==> flow/design.v <==
module CPU(clk, rst, memoryData, memoryAddress, dataOut, readSignal, writeSignal, AC);
input clk;
input rst;  
input [15:0] memoryData;
reg [3:0] state;
reg [5:0] PC;
reg [10:0] MAR;
reg signed [15:0] MBR;
reg [3:0] opcode;
reg M;
reg [15:0] IR;
reg zeroFlag, overflowFlag, carryFlag, negativeFlag;
output reg readSignal;
output reg writeSignal;
output reg signed [15:0] AC;
output reg [15:0] dataOut; 
output reg [10:0] memoryAddress;
reg signed [15:0] result;
parameter Load = 4'd1, Store = 4'd2, Add = 4'd3, Sub = 4'd4, Mul = 4'd5, Div = 4'd6 , Branch = 4'd7, BRZ = 4'd8;
always @ (posedge clk) begin
	if (rst) begin
	PC <= 0;
	state = 0;
	AC <= 0;
	dataOut <= 0;
	memoryAddress <= 0;
	zeroFlag = 0;
	overflowFlag = 0;
	carryFlag = 0;
	negativeFlag = 0;
	readSignal = 1;
	writeSignal = 0;
	end
	else
	case (state)
		0: begin  
			MAR <= PC;
			state = 1;
		end
		1: begin  
			writeSignal = 0;
			readSignal = 1;
			memoryAddress <= MAR;
			PC <= PC + 1;
			state = 2;
		end
		2:state = 3;  
		3: begin
			MBR <= memoryData;
			state = 4;
		end
		4: begin
			IR <= MBR;
			state = 5;
		end
		5: begin  
			opcode <= IR[15:12];
			M <= IR[11];
			MAR <= IR[10:0];
			state = 6;
		end
		6: begin
				if (opcode == Branch) begin  
					PC <= MAR; 
					state = 0;
				end
				else if (opcode == BRZ) begin  
					if(zeroFlag == 1 && M == 1) begin
						PC <= MAR;
						state = 0;
					end
					else begin
						state = 0;
					end
				end
				else begin
					state = 7;
				end
		end
		7: begin
			if (opcode == Store) begin
				memoryAddress <= MAR;
			end
			state = 8;
		end
		8: begin
			if (opcode == Store) begin  
				writeSignal = 1;
				readSignal = 0;
				dataOut <= AC;
				state = 0;
			end
			else begin
				state = 9;
			end
		end
		9: begin
			writeSignal = 0;
			readSignal = 1;
			if(M == 1) begin
				memoryAddress <= MAR;
			end
			state = 10;
			end
		10: begin
			state = 11;
		end
		11: begin
			if (M == 1) begin
				MBR <= memoryData;
			end
			else if (M == 0) begin
				MBR <= $signed(IR[10:0]);
			end
			state = 12;
		end
		12: begin  
			if (opcode == Load) begin  
				AC <= MBR;
				state = 0;
			end
			else if (opcode != Add && opcode != Sub && opcode != Mul && opcode != Div) begin  
				state = 0;
			end
			else begin
				case(opcode)
				Add :  
					begin
					{carryFlag, result} = AC + MBR;
					zeroFlag = (result==0)? 1:0;
					if(AC[15]==MBR[15]) begin
					  if(MBR[15]==result[15])begin
					  overflowFlag = 0;
					  end
					  else begin
					  overflowFlag = 1;
					  end
					end
					else begin
					overflowFlag = 0;
					end						
					negativeFlag =(result[15]==1)? 1:0;	
					end
				Sub :  
					begin
					{carryFlag, result} = AC - MBR;
					zeroFlag = (result==0)? 1:0;
					if(AC[15]==MBR[15]) begin
					  if(MBR[15]==result[15])begin
					  overflowFlag = 0;
					  end
					  else begin
					  overflowFlag = 1;
					  end
					end
					else begin
					overflowFlag = 0;
					end
					negativeFlag =(result[15]==1)? 1:0;
					end
				Mul :  
					begin
					result = AC * MBR;
					zeroFlag = (result==0)? 1:0;
					if(result > 16'h0FFF || result < 16'hF000) begin
					overflowFlag = 1;
					end
					else begin
						overflowFlag = 0;
					end
					negativeFlag =(result[15]==1)? 1:0;
					end	
				Div :  
					begin
					if (MBR == 0) result = 0;  
					else result = AC / MBR;
					zeroFlag = (result==0)? 1:0;
					negativeFlag =(result[15]==1)? 1:0;
					end						
			endcase  
			AC <= result;
			state = 0;
			end
		end
	endcase
end
endmodule
Tool chain data of CPU
The steps from the RTL of CPU to its reports follow in flow order.
Lines are those of the file above, counted from 1.
A cell with n/a has no value.
- design top: CPU
- clock: clk
- cell library: sky130hd
- corner: tt_025C_1v80

Elaborated design
Yosys after proc, flatten, opt, wreduce and memory -nomap, before mapping. Memory bits, and registers merged into a memory's read port (data or address), are not among the register bits. Print and check cells are not counted. Equal cells are merged and count once.
- noted add/subtract/negate cells: 3
- noted $mul: 1
- div/mod/pow operators: 1
- noted eq/ne operators: 30
- multiplexer cells: 32
- bitwise operators: 3
- reductions and logical operators at 29
- operators with widths (kind ; count):
    16-bit by 16-bit divider with 16-bit output ; 1
    16-bit by 16-bit multiplier with 16-bit output ; 1
    16-bit 2-to-1 mux ; 9
    16-bit zero test ; 5
    16-bit parallel mux with 4-bit select ; 1
    4-bit parallel mux with 13-bit select ; 1
    11-bit parallel mux with 3-bit select ; 1
    4-bit by 3-bit == test with 1-bit output with constant B ; 8
    16-bit parallel mux with 2-bit select ; 1
    4-bit == test with constant B ; 6
    11-bit parallel mux with 2-bit select ; 1
    11-bit 2-to-1 mux ; 2
    6-bit 2-to-1 mux ; 3
    16-bit adder ; 1
    16-bit subtractor ; 1
    4-bit by 2-bit == test with 1-bit output with constant B ; 4
    2-bit AND reduction ; 7
    13-bit nonzero test ; 1
    4-bit by 3-bit inequality test with 1-bit output with constant B ; 3
    6-bit parallel mux with 2-bit select ; 1
    2-bit inequality test with constant B ; 4
    2-bit nonzero test ; 4
    4-bit by 1-bit == test with 1-bit output with constant B ; 2
    4-bit AND reduction ; 2
    3-bit inequality test with constant B ; 2
    3-bit AND reduction ; 2
    6-bit by 1-bit adder with 6-bit output with constant B ; 1
    3-bit 2-to-1 mux ; 2
Other operator kinds: 11; their cells: 22.
- flip-flop bits (word level) at 120
- bits of input ports: 18
- noted output and inout port bits: 45

Longest topological paths
Longest topological path by Yosys (ltp), each cell counted once; first at word level (registers and memories cut), then after technology mapping (sequential cells cut; the memories' decode and read muxes count).
- word-level depth: 11
- ABC_AREA: 0
- mapped depth at 152
- mapped depth without buffers at 141

Mapped cells and area
The flow's flattened synthesis, as Yosys stat reports it; memories are mapped. The netlist is that of the ABC_AREA named above (0 if unset); the other value can give another one.
- cell types (cell type ; count ; total area (um^2)):
    sky130_fd_sc_hd__ha_1 ; 230 ; 2877.76
    sky130_fd_sc_hd__edfxtp_1 ; 64 ; 1.92E+03
    sky130_fd_sc_hd__fa_1 ; 81 ; 1.62E+03
    sky130_fd_sc_hd__dfxtp_1 ; 65 ; 1.3E+03
    sky130_fd_sc_hd__xnor2_1 ; 122 ; 1.07E+03
    sky130_fd_sc_hd__nand2_1 ; 243 ; 912.125
    sky130_fd_sc_hd__a21oi_1 ; 152 ; 760.73
    sky130_fd_sc_hd__nor2_1 ; 187 ; 701.923
    sky130_fd_sc_hd__inv_1 ; 181 ; 679.402
    sky130_fd_sc_hd__mux2_2 ; 47 ; 529.258
    sky130_fd_sc_hd__o21ai_0 ; 95 ; 475.456
    sky130_fd_sc_hd__xor2_1 ; 52 ; 455.437
    sky130_fd_sc_hd__and2_1 ; 62 ; 387.872
    sky130_fd_sc_hd__mux2i_1 ; 33 ; 330.317
    sky130_fd_sc_hd__clkbuf_1 ; 86 ; 322.81
    sky130_fd_sc_hd__a21o_1 ; 39 ; 292.781
    sky130_fd_sc_hd__nor3_1 ; 54 ; 270.259
    sky130_fd_sc_hd__o21a_1 ; 34 ; 255.245
Other cell types: 84; their cells: 535.
- cells in the netlist: 2362
- chip area (Yosys) at 19155.9 um^2
- sequential part of the area at 3223.1 um^2
- noted flip-flops: 129
- noted buffers: 111

Path before layout
Source: OpenSTA report_checks on the synthesized netlist (no wires, ideal clock, input and output delay 20% of the period each), path of least setup slack; recovery checks are left aside. Register names are those of the netlist, which keeps one name where synthesis merged equal registers.
- kind: register to register
- from: register MBR[0]
- to: register AC[6]
- clock period: 42.0 ns
- library setup time: 0.116 ns
- launch time at the first pin at 0.000 ns
- data arrival time: 31.947 ns
- required time: 41.884 ns
- path slack: 9.937 ns
- noted path delay: 32.063 ns
- driving pins on the path at 133
- noted synthesis period reached: 32.063 ns
"path delay" is the arrival time less input delay plus setup time.
"driving pins on the path" counts driving pins, that of a launching flip-flop among them; a cell with two outputs on the path counts twice.
"synthesis period reached" is the clock period less the worst setup slack; recovery checks do not enter. This is arithmetic on one report: input and output delays are still those of the set period (20% each).
Between the ends stands the longest chain of elaborated cells between them, by number of cells; it is not shown to be the way that was timed. Of several equally long chains one is given.
Each line given opens the expression or statement behind the cell; cells for indexed reads and writes are added by Yosys, which also makes memories of some case tables.
A register here has more assigning lines than the two given.
- cell sequence: sky130_fd_sc_hd__edfxtp_1 -> sky130_fd_sc_hd__clkbuf_1 -> sky130_fd_sc_hd__clkbuf_1 -> sky130_fd_sc_hd__inv_1 -> sky130_fd_sc_hd__ha_1 -> sky130_fd_sc_hd__buf_2 -> sky130_fd_sc_hd__or3b_2 -> sky130_fd_sc_hd__a211oi_1 -> sky130_fd_sc_hd__and2_1 -> sky130_fd_sc_hd__clkbuf_1 -> sky130_fd_sc_hd__nand4_1 -> sky130_fd_sc_hd__and2_1 -> sky130_fd_sc_hd__ha_1 -> sky130_fd_sc_hd__o21a_1 -> sky130_fd_sc_hd__o21a_1 -> sky130_fd_sc_hd__nand4_1 -> sky130_fd_sc_hd__mux2_2 -> sky130_fd_sc_hd__ha_1 -> [97 not listed] -> sky130_fd_sc_hd__a21oi_1 -> sky130_fd_sc_hd__nor2b_1 -> sky130_fd_sc_hd__o21ai_0 -> sky130_fd_sc_hd__a211oi_1 -> sky130_fd_sc_hd__a21o_1 -> sky130_fd_sc_hd__ha_1 -> sky130_fd_sc_hd__a21o_1 -> sky130_fd_sc_hd__a21o_1 -> sky130_fd_sc_hd__a21oi_1 -> sky130_fd_sc_hd__o21ai_0 -> sky130_fd_sc_hd__a21oi_1 -> sky130_fd_sc_hd__and4_1 -> sky130_fd_sc_hd__clkbuf_1 -> sky130_fd_sc_hd__a21oi_1 -> sky130_fd_sc_hd__xnor2_1 -> sky130_fd_sc_hd__nor2_1 -> sky130_fd_sc_hd__o32a_1 -> sky130_fd_sc_hd__a21bo_2
- length of the longest elaborated chain at 10
- elaborated cells between the ends (all ways): 14
- source lines of those cells at 10
- classes of those cells: 2 x add/sub; 1 x mul; 1 x div; 9 x mux; 1 x reduce/logical
- ends and longest elaborated chain, after synthesis (what ; RTL line ; source):
    start, declared ; 8 ; reg signed [15:0] MBR;
    start, assigned ; 49 ; MBR <= memoryData;
    start, assigned ; 110 ; MBR <= memoryData;
    16-bit by 16-bit divider with 16-bit output ; 176 ; else result = AC / MBR;
    16-bit 2-to-1 mux ; 175 ; if (MBR == 0) result = 0;
    16-bit 2-to-1 mux ; 126 ; case(opcode)
    16-bit 2-to-1 mux ; 122 ; else if (opcode != Add && opcode != Sub && opcode != Mul && opcode != Div) begin
    16-bit 2-to-1 mux ; 118 ; if (opcode == Load) begin
    16-bit 2-to-1 mux ; 35 ; case (state)
    16-bit 2-to-1 mux ; 21 ; if (rst) begin
    16-bit parallel mux with 4-bit select ; 126 ;
    16-bit 2-to-1 mux ; 122 ;
    16-bit 2-to-1 mux ; 118 ;
    end, assigned ; 119 ; AC <= MBR;
    end, assigned ; 181 ; AC <= result;
    end, declared ; 15 ; output reg signed [15:0] AC;

Path in the finished layout
From the final timing report of entry A: the path of least setup slack in the routed layout; clock arrival at registers is part of the times.
- kind: register to register
- from: register MBR[0]
- to: register AC[7]
- clock period: 42.0 ns
- library setup time: 0.05 ns
- launch time at the first pin at 0.41 ns
- data arrival time: 39.78 ns
- required time: 42.37 ns
- path slack: 2.59 ns
- driving pins on the path at 136
Between the ends stands the longest chain of elaborated cells between them, by number of cells; it is not shown to be the way that was timed. Of several equally long chains one is given.
A register here has more assigning lines than the two given.
- cell sequence: sky130_fd_sc_hd__edfxtp_1 -> sky130_fd_sc_hd__clkbuf_2 -> sky130_fd_sc_hd__clkbuf_1 -> sky130_fd_sc_hd__inv_4 -> sky130_fd_sc_hd__ha_1 -> sky130_fd_sc_hd__buf_2 -> sky130_fd_sc_hd__or3b_2 -> sky130_fd_sc_hd__a211oi_4 -> sky130_fd_sc_hd__buf_8 -> sky130_fd_sc_hd__and2_1 -> sky130_fd_sc_hd__clkbuf_1 -> sky130_fd_sc_hd__nand4_1 -> sky130_fd_sc_hd__and2_1 -> sky130_fd_sc_hd__ha_1 -> sky130_fd_sc_hd__o21a_1 -> sky130_fd_sc_hd__o21a_1 -> sky130_fd_sc_hd__nand4_1 -> sky130_fd_sc_hd__mux2_2 -> [100 not listed] -> sky130_fd_sc_hd__o211ai_1 -> sky130_fd_sc_hd__o31ai_1 -> sky130_fd_sc_hd__clkbuf_1 -> sky130_fd_sc_hd__a211oi_1 -> sky130_fd_sc_hd__a21o_1 -> sky130_fd_sc_hd__ha_1 -> sky130_fd_sc_hd__a21o_1 -> sky130_fd_sc_hd__a21o_1 -> sky130_fd_sc_hd__a21oi_1 -> sky130_fd_sc_hd__o21ai_0 -> sky130_fd_sc_hd__a21oi_1 -> sky130_fd_sc_hd__and4_1 -> sky130_fd_sc_hd__clkbuf_1 -> sky130_fd_sc_hd__a31oi_1 -> sky130_fd_sc_hd__xnor2_1 -> sky130_fd_sc_hd__a21oi_1 -> sky130_fd_sc_hd__o311ai_0 -> sky130_fd_sc_hd__o211a_1
- length of the longest elaborated chain at 10
- elaborated cells between the ends (all ways): 14
- source lines of those cells at 10
- classes of those cells: 2 x add/sub; 1 x mul; 1 x div; 9 x mux; 1 x reduce/logical
- ends and longest elaborated chain, after layout (what ; RTL line ; source):
    start, declared ; 8 ; reg signed [15:0] MBR;
    start, assigned ; 49 ; MBR <= memoryData;
    start, assigned ; 110 ; MBR <= memoryData;
    16-bit by 16-bit divider with 16-bit output ; 176 ; else result = AC / MBR;
    16-bit 2-to-1 mux ; 175 ; if (MBR == 0) result = 0;
    16-bit 2-to-1 mux ; 126 ; case(opcode)
    16-bit 2-to-1 mux ; 122 ; else if (opcode != Add && opcode != Sub && opcode != Mul && opcode != Div) begin
    16-bit 2-to-1 mux ; 118 ; if (opcode == Load) begin
    16-bit 2-to-1 mux ; 35 ; case (state)
    16-bit 2-to-1 mux ; 21 ; if (rst) begin
    16-bit parallel mux with 4-bit select ; 126 ;
    16-bit 2-to-1 mux ; 122 ;
    16-bit 2-to-1 mux ; 118 ;
    end, assigned ; 119 ; AC <= MBR;
    end, assigned ; 181 ; AC <= result;
    end, declared ; 15 ; output reg signed [15:0] AC;

Wiki page: CPU / flow data

Record of 3 stored runs of the RTL-to-layout flow on CPU, platform sky130hd. The runs are unordered. Constraints: input delay and output delay 20% of the set period each, output load 0.01 pF.
"clock period reached": clock period set for the run, less the worst setup slack. It is reckoned from that one timing run; input and output delays stay at 20% of the period that was set.
"worst setup path time" means the part of the period allowed to the worst setup path (the constraints hold back 20% at inputs and 20% at outputs) less its slack; where the path has registers, the arrival times of their clocks count too.
"total design power": no workload was simulated; the value follows from the tool's default switching activity.

Entry A

==> flow/run.sh <==
#!/bin/bash
# the make line also repeats the synthesis and layout settings of config.mk as NAME=value (left out here)
make -C /OpenROAD-flow-scripts/flow DESIGN_CONFIG=/design/flow/config.mk WORK_HOME=/design/flow/orfs CLKGATE_MAP_FILE= finish
==> flow/config.mk <==
export PLATFORM = sky130hd
export DESIGN_NAME = CPU
export DESIGN_NICKNAME = CPU
export VERILOG_FILES = /design/flow/design.v
export SDC_FILE = /design/flow/constraint.sdc
export NUM_CORES = 4
export LEC_CHECK = 0
export CAP_MARGIN = 20
export CORE_ASPECT_RATIO = 0.97
export CORE_MARGIN = 2
export CORE_UTILIZATION = 40
export GPL_TIMING_DRIVEN = 0
export PLACE_DENSITY = 0.6
export SLEW_MARGIN = 20
==> flow/constraint.sdc <==
create_clock -name core_clock -period 42.0 [get_ports {clk}]
set_input_delay 8.4000 -clock core_clock [delete_from_list [all_inputs] [get_ports {clk}]]
set_output_delay 8.4000 -clock core_clock [all_outputs]
set_load 0.01 [all_outputs]

Measured in entry A:
- clock period reached: 39.414 ns
- standard-cell area after layout: 21421.8 um^2
- utilization in the final report at 45.5%
- smallest hold slack: 0.422 ns
- noted the Yosys chip area after synthesis: 19155.9 um^2
- smallest setup slack: 2.586 ns
- total design power: 0.0003037 W
- area of the die: 49656.6 um^2
- total negative slack at 0.000 ns
- worst setup path time: 39.41 ns
- type of the worst setup path: register to register

Entry B

==> flow/run.sh <==
#!/bin/bash
# the make line also repeats the synthesis and layout settings of config.mk as NAME=value (left out here)
make -C /OpenROAD-flow-scripts/flow DESIGN_CONFIG=/design/flow/config.mk WORK_HOME=/design/flow/orfs CLKGATE_MAP_FILE= finish
==> flow/config.mk <==
export PLATFORM = sky130hd
export DESIGN_NAME = CPU
export DESIGN_NICKNAME = CPU
export VERILOG_FILES = /design/flow/design.v
export SDC_FILE = /design/flow/constraint.sdc
export NUM_CORES = 4
export LEC_CHECK = 0
export CAP_MARGIN = 20
export CORE_ASPECT_RATIO = 0.74
export CORE_MARGIN = 2
export CORE_UTILIZATION = 40
export GPL_TIMING_DRIVEN = 1
export PLACE_DENSITY = 0.6
export SLEW_MARGIN = 15
==> flow/constraint.sdc <==
create_clock -name core_clock -period 42.0 [get_ports {clk}]
set_input_delay 8.4000 -clock core_clock [delete_from_list [all_inputs] [get_ports {clk}]]
set_output_delay 8.4000 -clock core_clock [all_outputs]
set_load 0.01 [all_outputs]

Measured in entry B:
- clock period reached: 38.202 ns
- standard-cell area after layout: 21165.3 um^2
- utilization in the final report at 45.1%
- smallest hold slack: 0.407 ns
- noted the Yosys chip area after synthesis: 19155.9 um^2
- smallest setup slack: 3.798 ns
- total design power: 0.0003137 W
- area of the die: 49675.5 um^2
- total negative slack at 0.000 ns
- worst setup path time: 38.20 ns
- type of the worst setup path: register to register

Entry C

==> flow/run.sh <==
#!/bin/bash
# the make line also repeats the synthesis and layout settings of config.mk as NAME=value (left out here)
make -C /OpenROAD-flow-scripts/flow DESIGN_CONFIG=/design/flow/config.mk WORK_HOME=/design/flow/orfs CLKGATE_MAP_FILE= finish
==> flow/config.mk <==
export PLATFORM = sky130hd
export DESIGN_NAME = CPU
export DESIGN_NICKNAME = CPU
export VERILOG_FILES = /design/flow/design.v
export SDC_FILE = /design/flow/constraint.sdc
export NUM_CORES = 4
export LEC_CHECK = 0
export CAP_MARGIN = 20
export CORE_MARGIN = 2
export CORE_UTILIZATION = 52
export PLACE_DENSITY = 0.6
export SLEW_MARGIN = 20
==> flow/constraint.sdc <==
create_clock -name core_clock -period 38.3 [get_ports {clk}]
set_input_delay 7.6600 -clock core_clock [delete_from_list [all_inputs] [get_ports {clk}]]
set_output_delay 7.6600 -clock core_clock [all_outputs]
set_load 0.01 [all_outputs]

Measured in entry C:
- clock period reached: 35.502 ns
- standard-cell area after layout: 21055.2 um^2
- utilization in the final report at 57.8%
- smallest hold slack: 0.413 ns
- noted the Yosys chip area after synthesis: 19155.9 um^2
- smallest setup slack: 2.798 ns
- total design power: 0.0003541 W
- area of the die: 38388.6 um^2
- total negative slack at 0.000 ns
- worst setup path time: 35.50 ns
- type of the worst setup path: register to register
